==> flow/design.v <==
module AudioADC
(
input rst,  
input AUD_BCLK,  
input AUD_ADCLRCK,  
input AUD_ADCDAT,  
output reg done,
output reg [31:0]digital_signal_out
);
parameter START = 3'd0, RECIEVE = 3'd1, DONE = 3'd2, ERROR = 3'd3;
reg [2:0]S, NS;
reg [4:0]bits_left;
reg [31:0]temp_data;
always @(posedge AUD_BCLK or negedge rst)
begin
	if(rst == 1'b0)
		S <= START;
	else
		S <= NS;
end
always @ (posedge AUD_BCLK or negedge rst)
begin
	if(rst == 0)
	begin
		done <= 1'b0;
		bits_left <= 5'd31;
		digital_signal_out <= 31'd0;
	end
	else		
		case(S)
			START: 
			begin
				done <= 1'b0;
				bits_left <= 5'd31;
			end
			RECIEVE:
			begin
				bits_left <= bits_left - 5'd1;
				temp_data[bits_left] <= AUD_ADCDAT;
			end	
			DONE:
			begin
				done <= 1'b1;
				bits_left <= 5'd31;			
				digital_signal_out <= temp_data;
			end	
		endcase
end
always @ (*)
begin
	case (S)
		START:
		begin
			if(AUD_ADCLRCK == 1'd1)
				NS = RECIEVE;
			else
				NS = START;
		end
		RECIEVE:
		begin
			if(bits_left == 5'd0)
				NS = DONE;
			else
				NS = RECIEVE;
		end
		DONE: NS = START;
		ERROR: NS = ERROR;
		default: NS = ERROR;
	endcase
end
endmodule
module AudioDAC
(
input rst,
input AUD_BCLK,  
input AUD_DACLRCK,  
input [31:0]digital_signal_in,
output reg done,
output reg AUD_DACDAT  
);
parameter START = 3'd0, SEND = 3'd1, DONE = 3'd2, ERROR = 3'd3;
reg [2:0]S, NS;
reg [4:0]bits_left;
reg [31:0]temp_data;
always @(posedge AUD_BCLK or negedge rst)
begin
	if(rst == 1'b0)
		S <= START;
	else
		S <= NS;
end
always @ (posedge AUD_BCLK or negedge rst)
begin
	if(rst == 0)
		begin
			done <= 1'b0;
			bits_left <= 5'd31;
			temp_data <= 32'd0;
		end
	else
		case(S)
			START:
			begin
				done <= 1'b0;
				bits_left <= 5'd31;
				temp_data <= digital_signal_in;
			end
			SEND: bits_left <= bits_left - 5'd1;
			DONE:
			begin
				done <= 1'b1;				
				bits_left <= 5'd31;
			end
		endcase
end
always @ (*)
begin
	AUD_DACDAT = temp_data[bits_left];
	case (S)
		START:
		begin
			if(AUD_DACLRCK == 1)
				NS = SEND;
			else
				NS = START;	
		end
		SEND:
		begin
			if(bits_left == 5'd0)
				NS = DONE;
			else
				NS = SEND;
		end
		DONE: NS = START;
		ERROR: NS = ERROR;
		default: NS = ERROR;
	endcase
end
endmodule
module LowPassFilter
(
input rst,
input AUDIO_CLK, 
input AUD_DACLRCK, 
input [31:0]currentADCData,
output reg [31:0]lowPassFilterOutput
);
reg [31:0]lastAudioIn;
reg [31:0]lastOutput;
wire signed [31:0]leftAudio = {{16{currentADCData[31]}}, currentADCData[31:16]};
wire signed [31:0]leftLastOutput = {{16{lastOutput[31]}}, lastOutput[31:16]};
reg signed [31:0]leftResult;
wire signed [31:0]rightAudio = { {16{currentADCData[15]}}, currentADCData[15:0]};
wire signed [31:0]rightLastOutput = {{16{lastOutput[15]}}, lastOutput[15:0]};
reg signed [31:0]rightResult;
always @ (*)
begin
	leftResult = (($signed(32'd16) * $signed(leftAudio)) / $signed(32'd141)) + (($signed(32'd125) * $signed(leftLastOutput)) / $signed(32'd141));
	rightResult = (($signed(32'd16) * $signed(rightAudio)) / $signed(32'd141)) + (($signed(32'd125) * $signed(rightLastOutput)) / $signed(32'd141));
	lowPassFilterOutput[31:16] = leftResult[15:0];
	lowPassFilterOutput[15:0] =  rightResult[15:0];
end
always @ (posedge AUDIO_CLK or negedge rst)
begin	
	if(rst == 0)
		lastOutput <= 32'd0;
	else 
		if(AUD_DACLRCK == 1'b1)
			lastOutput <= lowPassFilterOutput;
end
endmodule
module HighPassFilter
(
input rst,
input AUDIO_CLK, 
input AUD_DACLRCK,  
input [31:0]currentADCData,
output reg [31:0]highPassFilterOutput
);
reg [31:0]lastAudioIn;
reg [31:0]lastOutput;
wire signed [31:0]leftAudio = {{16{currentADCData[31]}}, currentADCData[31:16]};
wire signed [31:0]leftLastOutput = {{16{lastOutput[31]}}, lastOutput[31:16]};
wire signed [31:0]leftLastInput = { {16{lastAudioIn[31]}}, lastAudioIn[31:16]};
reg signed [31:0]leftResult;
wire signed [31:0]rightAudio = {{16{currentADCData[15]}}, currentADCData[15:0]};
wire signed [31:0]rightLastOutput = {{16{lastOutput[15]}}, lastOutput[15:0]};
wire signed [31:0]rightLastInput = {{16{lastAudioIn[15]}}, lastAudioIn[15:0]};
reg signed [31:0]rightResult;
always @ (*)
begin
	leftResult = (($signed(32'd16) * ($signed(leftLastOutput) + $signed(leftAudio) - $signed(leftLastInput))) / $signed(32'd141));
	rightResult = (($signed(32'd16) * ($signed(rightLastOutput) + $signed(rightAudio) - $signed(rightLastInput))) / $signed(32'd141));
	highPassFilterOutput[31:16] = leftResult[15:0];
	highPassFilterOutput[15:0] =  rightResult[15:0];
end
always @ (posedge AUDIO_CLK or negedge rst)
begin	
	if(rst == 0)
	begin
		lastOutput <= 32'd0;
		lastAudioIn <= 32'd0;
	end
	else 
		if(AUD_DACLRCK == 1'b1)
		begin
			lastOutput <= highPassFilterOutput;
			lastAudioIn <= currentADCData;
		end
end
endmodule
module EchoFilter
(
input rst,
input AUDIO_CLK, 
input AUD_DACLRCK, 
input [31:0]currentADCData,
output reg [31:0]echoFilterOutput
);
reg [31:0]lastAudioIn;
wire signed [31:0]leftAudio = {{16{currentADCData[31]}}, currentADCData[31:16]};
wire signed [31:0]leftLastInput = {{16{lastAudioIn[31]}}, lastAudioIn[31:16]};
reg signed [31:0]leftResult;
wire signed [31:0]rightAudio = {{16{currentADCData[15]}}, currentADCData[15:0]};
wire signed [31:0]rightLastInput = {{16{lastAudioIn[15]}}, lastAudioIn[15:0]};
reg signed [31:0]rightResult;
always @ (*)
begin
	leftResult = (($signed(32'd3) * $signed(leftLastInput)) / $signed(32'd4)) + $signed(leftAudio) ;
	rightResult = (($signed(32'd3) * $signed(rightLastInput)) / $signed(32'd4)) + $signed(rightAudio);
	echoFilterOutput[31:16] = leftResult[15:0];
	echoFilterOutput[15:0] =  rightResult[15:0];
end
always @ (posedge AUDIO_CLK or negedge rst)
begin	
	if(rst == 0)
		lastAudioIn <= 32'd0;
	else 
		if(AUD_DACLRCK == 1'b1)
			lastAudioIn <= currentADCData;
end
endmodule
module audio_core
(
	input AUD_BCLK,
	input rst,
	input [2:0]SW,
	input AUD_ADCLRCK,
	input AUD_ADCDAT,
	input AUD_DACLRCK,
	output AUD_DACDAT
);
wire DACDone;
wire ADCDone;
wire [31:0]currentADCData;
reg [31:0]currentDACData;
AudioDAC myDAC(
	rst,  
	AUD_BCLK,  
	AUD_DACLRCK,  
	currentDACData,  
	DACDone,  
	AUD_DACDAT  
);
AudioADC myADC(
	rst,  
	AUD_BCLK,  
	AUD_ADCLRCK,  
	AUD_ADCDAT,  
	ADCDone,  
	currentADCData  
);
wire [31:0]lowPassFilterOutput;
LowPassFilter lowpass(rst, AUD_BCLK, AUD_DACLRCK, currentADCData, lowPassFilterOutput);
wire [31:0]highPassFilterOutput;
HighPassFilter highpass(rst, AUD_BCLK, AUD_DACLRCK, currentADCData, highPassFilterOutput);
wire [31:0]echoFilterOutput;
EchoFilter echo(rst, AUD_BCLK, AUD_DACLRCK, currentADCData, echoFilterOutput);
always @(*)
begin
	case({SW[2], SW[1], SW[0]})
		3'b001: currentDACData = lowPassFilterOutput; 
		3'b010: currentDACData = highPassFilterOutput; 
		3'b100: currentDACData = echoFilterOutput; 
		default: currentDACData = currentADCData;
	endcase
end
endmodule
Appendix: tool output

=== From RTL to reports: audio_core ===
Each step is given for the RTL above and for the edited RTL.
Lines under "original" count in the file above, lines under "edited" in the edited file.
"change" is "edited" less "original", of the values as shown; "relative change" is that difference over "original", in percent.
Cell names lack the library's common part.
Not given: -

* Top: audio_core
* Clock: AUD_BCLK
* Library: sky130hd
* Timing corner: tt_025C_1v80

=== Diff ===
The edit as a unified diff against the file above.
The edited RTL no longer does the same as the RTL above: the edit was made by script, with no optimisation intended.

<pre>
@@ -11,5 +11,5 @@
 reg [2:0]S, NS;
 reg [4:0]bits_left;
-reg [31:0]temp_data;
+reg [15:0]temp_data;
 always @(posedge AUD_BCLK or negedge rst)
 begin
</pre>

=== After elaboration ===
Counts by Yosys on the flattened word-level netlist (proc, flatten, opt, wreduce; memories kept). Register bits leave out memories and registers merged into their read ports (data or address). Print and check cells are left out. Cells with the same type and inputs are merged into one.

{| class="wikitable"
|+ Storage and ports
! item !! original !! edited !! change !! relative change (%)
|-
| output and inout bits || 1 || 1 || 0 || 0.00
|-
| flip-flop bits (word level) || 208 || 160 || -48 || -23.08
|-
| input port bits || 8 || 8 || 0 || 0.00
|-
| word-level cells || 68 || 59 || -9 || -13.24
|}

{| class="wikitable"
|+ Operators by class
! item !! original !! edited !! change !! relative change (%)
|-
| reductions and logical operators || 11 || 10 || -1 || -9.09
|-
| muxes and demuxes || 9 || 9 || 0 || 0.00
|-
| multiply operators || 4 || 3 || -1 || -25.00
|-
| div/mod/pow operators || 6 || 5 || -1 || -16.67
|-
| shifts and indexed selects || 3 || 3 || 0 || 0.00
|-
| bitwise logic cells || 5 || 4 || -1 || -20.00
|-
| equal/unequal tests || 7 || 7 || 0 || 0.00
|-
| add/sub/neg operators || 13 || 8 || -5 || -38.46
|}

{| class="wikitable"
|+ Operator list
! cell !! original !! edited !! change !! relative change (%)
|-
| adder 16 bit || 4 || 2 || -2 || -50.00
|-
| divider 32 x 9 -> 32 bit with constant B || 6 || 5 || -1 || -16.67
|-
| OR reduction 2 bit || 4 || 3 || -1 || -25.00
|-
| adder 16 x 1 -> 16 bit || 2 || 1 || -1 || -50.00
|-
| adder 16 x 16 -> 17 bit || 2 || 1 || -1 || -50.00
|-
| bitwise AND 1 bit || 2 || 1 || -1 || -50.00
|-
| multiplier 3 x 16 -> 19 bit with constant A || 2 || 1 || -1 || -50.00
|-
| subtractor 17 x 16 -> 18 bit || 2 || 1 || -1 || -50.00
|-
| bitwise AND 32 bit || 1 || 0 || -1 || -100.00
|-
| inverter 32 bit || 1 || 0 || -1 || -100.00
|-
| bitwise OR 32 bit || 1 || 0 || -1 || -100.00
|-
| variable shift 1 x 6 -> 32 bit || 1 || 0 || -1 || -100.00
|-
| variable shift 1 x 6 -> 32 bit with constant A || 1 || 0 || -1 || -100.00
|-
| bitwise AND 16 bit || 0 || 1 || +1 || -
|-
| inverter 16 bit || 0 || 1 || +1 || -
|-
| bitwise OR 16 bit || 0 || 1 || +1 || -
|-
| variable shift 1 x 6 -> 16 bit || 0 || 1 || +1 || -
|-
| variable shift 1 x 6 -> 16 bit with constant A || 0 || 1 || +1 || -
|}

Operator kinds equal on both sides are left out: 16.

=== Logic depth ===
Yosys ltp: most cells in a row. Word level: on the elaborated netlist, between registers, memories and ports. Mapped: between sequential cells and ports; inverters and the memories' decode and read muxes count.

{| class="wikitable"
|+ Logic depth
! item !! original !! edited !! change !! relative change (%)
|-
| word-level depth || 6 || 6 || 0 || 0.00
|-
| ABC_AREA || 0 || 0 || - || -
|-
| depth in mapped cells || 105 || 108 || +3 || +2.86
|-
| depth with buffers taken out || 94 || 94 || 0 || 0.00
|}

=== Mapped cells and area ===
Yosys stat after the flow's synthesis: flattened, memories mapped to cells. It holds for the ABC_AREA given above (unset counts as 0); a run with the other value may have another netlist.

{| class="wikitable"
|+ Mapped netlist
! item !! original !! edited !! change !! relative change (%)
|-
| sequential area (mm2) || 0.0053802 || 0.0040989 || -0.0012813 || -23.82
|-
| buffers || 274 || 213 || -61 || -22.26
|-
| cell count || 7529 || 5935 || -1594 || -21.17
|-
| synthesis area (mm2) || 0.0550616 || 0.0434241 || -0.0116375 || -21.14
|-
| mapped flip-flops || 208 || 160 || -48 || -23.08
|}

{| class="wikitable"
|+ Cell types
! cell !! original !! edited !! change !! relative change (%)
|-
| inv_1 || 637 || 417 || -220 || -34.54
|-
| nand2_1 || 697 || 541 || -156 || -22.38
|-
| xnor2_1 || 474 || 357 || -117 || -24.68
|-
| nor2_1 || 595 || 486 || -109 || -18.32
|-
| o21ai_0 || 498 || 398 || -100 || -20.08
|-
| ha_1 || 332 || 246 || -86 || -25.90
|-
| a21o_1 || 145 || 70 || -75 || -51.72
|-
| a21oi_1 || 458 || 411 || -47 || -10.26
|-
| clkbuf_1 || 206 || 160 || -46 || -22.33
|-
| nand3_1 || 226 || 186 || -40 || -17.70
|-
| dfrtp_1 || 164 || 132 || -32 || -19.51
|-
| a211oi_1 || 107 || 76 || -31 || -28.97
|-
| nor3_1 || 218 || 189 || -29 || -13.30
|-
| nand4_1 || 90 || 61 || -29 || -32.22
|-
| o21bai_1 || 66 || 37 || -29 || -43.94
|-
| mux2i_1 || 134 || 109 || -25 || -18.66
|-
| o21a_1 || 84 || 59 || -25 || -29.76
|-
| and2_1 || 103 || 81 || -22 || -21.36
|}

Cell types equal on both sides are left out: 13.
Not every row of either side is listed.
The figures by module come from a second, unflattened synthesis with its own total; it is not the netlist above.

{| class="wikitable"
|+ Unflattened totals
! item !! original !! edited !! change !! relative change (%)
|-
| cell total of the unflattened synthesis || 7526 || 7465 || -61 || -0.81
|-
| area total of the unflattened synthesis (mm2) || 0.0578843 || 0.0567181 || -0.0011662 || -2.01
|}

Rows give one instance, submodules left out.

{| class="wikitable"
|+ Modules, original
! module !! instances !! area (mm2) !! sequential area (mm2) !! cells
|-
| LowPassFilter || 1 || 0.0306269 || 0.0008008 || 4227
|-
| HighPassFilter || 1 || 0.0167661 || 0.0016015 || 2304
|-
| EchoFilter || 1 || 0.0043004 || 0.0008008 || 463
|-
| AudioADC || 1 || 0.0033507 || 0.0019944 || 252
|-
| AudioDAC || 1 || 0.0018543 || 0.0010335 || 124
|-
| audio_core || 1 || 0.0009859 || 0 || 156
|}

{| class="wikitable"
|+ Modules, edited
! module !! instances !! area (mm2) !! sequential area (mm2) !! cells
|-
| LowPassFilter || 1 || 0.0306269 || 0.0008008 || 4227
|-
| HighPassFilter || 1 || 0.0167661 || 0.0016015 || 2304
|-
| EchoFilter || 1 || 0.0043004 || 0.0008008 || 463
|-
| AudioADC || 1 || 0.0021846 || 0.0011136 || 191
|-
| AudioDAC || 1 || 0.0018543 || 0.0010335 || 124
|-
| audio_core || 1 || 0.0009859 || 0 || 156
|}

=== Worst setup path after synthesis ===
Source: OpenSTA report_checks on the synthesized netlist (no wires, ideal clock, input and output delay 20% of the period each), path of least setup slack; recovery checks are left aside. Register names are those of the netlist, which keeps one name where synthesis merged equal registers.

{| class="wikitable"
|+ Path after synthesis
! item !! original !! edited !! change !! relative change (%)
|-
| path kind || register to register || register to register || - || -
|-
| from || register lowpass.lastOutput[23] || register lowpass.lastOutput[4] || - || -
|-
| to || register lowpass.lastOutput[31] || register myDAC.temp_data[15] || - || -
|-
| slack (ps) || 18015 || 17563 || -452 || -
|-
| path buffers || 5 || 8 || +3 || +60.00
|-
| path delay (ps) || 21985 || 22437 || +452 || +2.06
|-
| stages on the path || 97 || 101 || +4 || +4.12
|-
| library setup time (ps) || 90 || 65 || -25 || -
|-
| data required time (ps) || 39910 || 39935 || +25 || +0.06
|-
| time at the first pin (ps) || 0 || 0 || 0 || -
|-
| arrival (ps) || 21895 || 22372 || +477 || +2.18
|-
| period (ps) || 40000 || 40000 || 0 || 0.00
|-
| synthesis period reached (ps) || 21985 || 22437 || +452 || +2.06
|}

"path delay" is the arrival time less input delay plus setup time.
"stages on the path": output pins that drive a net of the path, with the launching flip-flop's if there is one; two outputs of one cell count as two.
"synthesis period reached" is the clock period less the worst setup slack; recovery checks do not enter. This is arithmetic on one report: input and output delays are still those of the set period (20% each).
Between the ends stands the longest chain of elaborated cells between them, by number of cells; it is not shown to be the way that was timed. Of several equally long chains one is given.
A line is the first line of the expression or statement that the cell stems from. Yosys adds cells for indexed reads and writes and turns some case tables into memories.

On the way, after synthesis, original:
* Cell sequence: dfrtp_1 inv_1 fa_1 fa_1 inv_1 fa_1 inv_1 fa_1 inv_1 ha_1 buf_6 a2111oi_4 a21boi_4 o211ai_1 nor4b_2 nand4_1 or3_1 buf_2 [61 not listed] a21oi_1 o21bai_1 a21oi_1 o21bai_1 a21oi_1 o21bai_1 a21oi_1 o21bai_1 a21oi_1 o21bai_1 a21oi_1 o21bai_1 a21oi_1 xnor2_1 xnor2_1 nor4_1 nand3_1 o221ai_1
* Cells in the longest elaborated chain: 3
* Elaborated cells between the ends (all ways): 3
* Source lines of those cells: 1
* Those cells by class: add/sub (1); mul (1); div (1)

{| class="wikitable"
|+ RTL lines, path after synthesis, original
! item !! line !! source
|-
| start, declared || 149 || <nowiki>reg [31:0]lastOutput;</nowiki>
|-
| start, assigned || 166 || <nowiki>lastOutput <= 32'd0;</nowiki>
|-
| start, assigned || 169 || <nowiki>lastOutput <= lowPassFilterOutput;</nowiki>
|-
| multiplier 8 x 16 -> 24 bit || 158 || <nowiki>leftResult = (($signed(32'd16) * $signed(leftAudio)) / $signed(32'd141)) + (($signed(32'd125) * $signed(leftLa ...</nowiki>
|-
| divider 32 x 9 -> 32 bit || 158 ||
|-
| adder 16 bit || 158 ||
|-
| end, assigned || 166 ||
|-
| end, assigned || 169 ||
|-
| end, declared || 149 ||
|}

On the way, after synthesis, edited:
* Cell sequence: dfrtp_1 inv_1 fa_1 fa_1 inv_1 fa_1 inv_1 fa_1 inv_1 ha_1 a21oi_1 nand2_1 or4_4 and3_4 buf_6 or4_4 nor3_1 mux2_2 [65 not listed] o21bai_1 a21oi_1 o21bai_1 a21oi_1 o21bai_1 a21oi_1 o21bai_1 a21oi_1 o21bai_1 a21oi_1 o21bai_1 a21oi_1 xnor2_1 xnor2_1 or4_1 o221a_1 a21oi_1 o22a_1
* Cells in the longest elaborated chain: 4
* Elaborated cells between the ends (all ways): 4
* Source lines of those cells: 2
* Those cells by class: add/sub (1); mul (1); div (1); mux (1)

{| class="wikitable"
|+ RTL lines, path after synthesis, edited
! item !! line !! source
|-
| start, declared || 149 || <nowiki>reg [31:0]lastOutput;</nowiki>
|-
| start, assigned || 166 || <nowiki>lastOutput <= 32'd0;</nowiki>
|-
| start, assigned || 169 || <nowiki>lastOutput <= lowPassFilterOutput;</nowiki>
|-
| multiplier 8 x 16 -> 24 bit || 159 || <nowiki>rightResult = (($signed(32'd16) * $signed(rightAudio)) / $signed(32'd141)) + (($signed(32'd125) * $signed(righ ...</nowiki>
|-
| divider 32 x 9 -> 32 bit || 159 ||
|-
| adder 16 bit || 159 ||
|-
| case mux 32 bit (select 3 bit) || 281 || <nowiki>case({SW[2], SW[1], SW[0]})</nowiki>
|-
| end, assigned || 98 || <nowiki>temp_data <= 32'd0;</nowiki>
|-
| end, assigned || 106 || <nowiki>temp_data <= digital_signal_in;</nowiki>
|-
| end, declared || 84 || <nowiki>reg [31:0]temp_data;</nowiki>
|}

=== Path in the finished layout ===
Path of least setup slack in the final report of the runs of pair A (OpenROAD, finished layout, wires in). Where an end is a register, its clock arrival counts in the times.
The path's times are printed in steps of 10 ps; the period is the one set.

{| class="wikitable"
|+ Path after layout
! item !! original !! edited !! change !! relative change (%)
|-
| path kind || register to register || register to register || - || -
|-
| from || register lowpass.lastOutput[24] || register lowpass.lastOutput[7] || - || -
|-
| to || register lowpass.lastOutput[31] || register myDAC.temp_data[15] || - || -
|-
| stages on the path || 90 || 96 || +6 || +6.67
|-
| data required time (ps) || 28150 || 28080 || -70 || -0.25
|-
| slack (ps) || 1920 || 1960 || +40 || -
|-
| arrival (ps) || 26230 || 26130 || -100 || -0.38
|-
| path buffers || 0 || 3 || +3 || -
|-
| library setup time (ps) || 90 || 60 || -30 || -
|-
| period (ps) || 27700 || 27700 || 0 || 0.00
|-
| time at the first pin (ps) || 540 || 440 || -100 || -18.52
|}

Between the ends stands the longest chain of elaborated cells between them, by number of cells; it is not shown to be the way that was timed. Of several equally long chains one is given.

On the way, after layout, original:
* Cell sequence: dfrtp_1 inv_1 fa_1 fa_1 inv_1 fa_1 inv_1 fa_1 inv_1 ha_1 a2111oi_4 o21ai_1 a21oi_1 xor2_1 nand4_1 nor4_2 a21oi_2 mux2_4 [54 not listed] xnor2_1 ha_1 a21oi_1 o21bai_1 a21oi_1 o21bai_1 a21oi_1 o21bai_1 a21oi_1 o21bai_1 a21oi_1 o21bai_1 a21oi_1 xnor2_1 xnor2_1 nor4_1 nand3_1 o221ai_1
* Cells in the longest elaborated chain: 3
* Elaborated cells between the ends (all ways): 3
* Source lines of those cells: 1
* Those cells by class: add/sub (1); mul (1); div (1)

{| class="wikitable"
|+ RTL lines, path after layout, original
! item !! line !! source
|-
| start, declared || 149 || <nowiki>reg [31:0]lastOutput;</nowiki>
|-
| start, assigned || 166 || <nowiki>lastOutput <= 32'd0;</nowiki>
|-
| start, assigned || 169 || <nowiki>lastOutput <= lowPassFilterOutput;</nowiki>
|-
| multiplier 8 x 16 -> 24 bit || 158 || <nowiki>leftResult = (($signed(32'd16) * $signed(leftAudio)) / $signed(32'd141)) + (($signed(32'd125) * $signed(leftLa ...</nowiki>
|-
| divider 32 x 9 -> 32 bit || 158 ||
|-
| adder 16 bit || 158 ||
|-
| end, assigned || 166 ||
|-
| end, assigned || 169 ||
|-
| end, declared || 149 ||
|}

On the way, after layout, edited:
* Cell sequence: dfrtp_1 inv_1 fa_1 fa_1 inv_1 fa_1 inv_1 fa_1 inv_1 ha_1 a2111oi_0 o21ai_1 a41oi_1 xor2_2 o221ai_1 nor3_1 mux2_2 or2_1 [60 not listed] o21bai_1 a21oi_1 o21bai_1 a21oi_1 o21bai_1 a21oi_1 o21bai_1 a21oi_1 o21bai_1 a21oi_1 o21bai_1 a21oi_1 xnor2_1 xnor2_1 or4_1 o221a_1 a21oi_1 o22a_1
* Cells in the longest elaborated chain: 4
* Elaborated cells between the ends (all ways): 4
* Source lines of those cells: 2
* Those cells by class: add/sub (1); mul (1); div (1); mux (1)

{| class="wikitable"
|+ RTL lines, path after layout, edited
! item !! line !! source
|-
| start, declared || 149 || <nowiki>reg [31:0]lastOutput;</nowiki>
|-
| start, assigned || 166 || <nowiki>lastOutput <= 32'd0;</nowiki>
|-
| start, assigned || 169 || <nowiki>lastOutput <= lowPassFilterOutput;</nowiki>
|-
| multiplier 8 x 16 -> 24 bit || 159 || <nowiki>rightResult = (($signed(32'd16) * $signed(rightAudio)) / $signed(32'd141)) + (($signed(32'd125) * $signed(righ ...</nowiki>
|-
| divider 32 x 9 -> 32 bit || 159 ||
|-
| adder 16 bit || 159 ||
|-
| case mux 32 bit (select 3 bit) || 281 || <nowiki>case({SW[2], SW[1], SW[0]})</nowiki>
|-
| end, assigned || 98 || <nowiki>temp_data <= 32'd0;</nowiki>
|-
| end, assigned || 106 || <nowiki>temp_data <= digital_signal_in;</nowiki>
|-
| end, declared || 84 || <nowiki>reg [31:0]temp_data;</nowiki>
|}

=== Flow runs ===
Runs of the flow (Yosys, OpenROAD) on both versions; the two runs of a pair have the same settings. The constraints put input and output delay at 20% of the set period each and load the outputs with 0.01 pF.

Flow settings, pair A:
* period_ns: 27.7
* CAP_MARGIN: 20
* CORE_MARGIN: 2
* CORE_UTILIZATION: 40
* SLEW_MARGIN: 20

{| class="wikitable"
|+ Measured results, pair A
! item !! original !! edited !! change !! relative change (%)
|-
| full die area (mm2) || 0.140636 || 0.111212 || -0.029424 || -20.92
|-
| standard-cell area after layout (mm2) || 0.0575652 || 0.0454961 || -0.0120691 || -20.97
|-
| utilization after routing (%) || 42.0 || 42.4 || +0.4 || -
|-
| final worst hold slack (ps) || 464 || 449 || -15 || -
|-
| post-synthesis cell area (mm2) || 0.0550616 || 0.0434241 || -0.0116375 || -21.14
|-
| lowest setup slack (ps) || 1924 || 1958 || +34 || -
|-
| achieved period (ps) || 25776 || 25742 || -34 || -0.13
|-
| total negative slack (ps) || 0 || 0 || 0 || -
|}

Flow settings, pair B:
* CELL_PAD_IN_SITES_DETAIL_PLACEMENT: 0
* CORE_UTILIZATION: 62
* CTS_CLUSTER_DIAMETER: 276
* GPL_TIMING_DRIVEN: 0
* MIN_ROUTING_LAYER: met1
* PLACE_DENSITY_LB_ADDON: 0.13
* SETUP_SLACK_MARGIN: -1.48
* SLEW_MARGIN: 15
* TNS_END_PERCENT: 95
* period_ns: 47.6
* CAP_MARGIN: 20
* CORE_MARGIN: 2

{| class="wikitable"
|+ Measured results, pair B
! item !! original !! edited !! change !! relative change (%)
|-
| full die area (mm2) || 0.09121 || 0.0721728 || -0.0190372 || -20.87
|-
| standard-cell area after layout (mm2) || 0.0575314 || 0.045346 || -0.0121854 || -21.18
|-
| utilization after routing (%) || 65.2 || 65.1 || -0.1 || -
|-
| final worst hold slack (ps) || 476 || 489 || +13 || -
|-
| post-synthesis cell area (mm2) || 0.0550616 || 0.0434241 || -0.0116375 || -21.14
|-
| lowest setup slack (ps) || 21170 || 20857 || -313 || -
|-
| achieved period (ps) || 26430 || 26743 || +313 || +1.18
|-
| total negative slack (ps) || 0 || 0 || 0 || -
|}

"achieved period" is the run's clock period less its worst setup slack. It is reckoned from that one timing run; input and output delays stay at 20% of the period that was set.
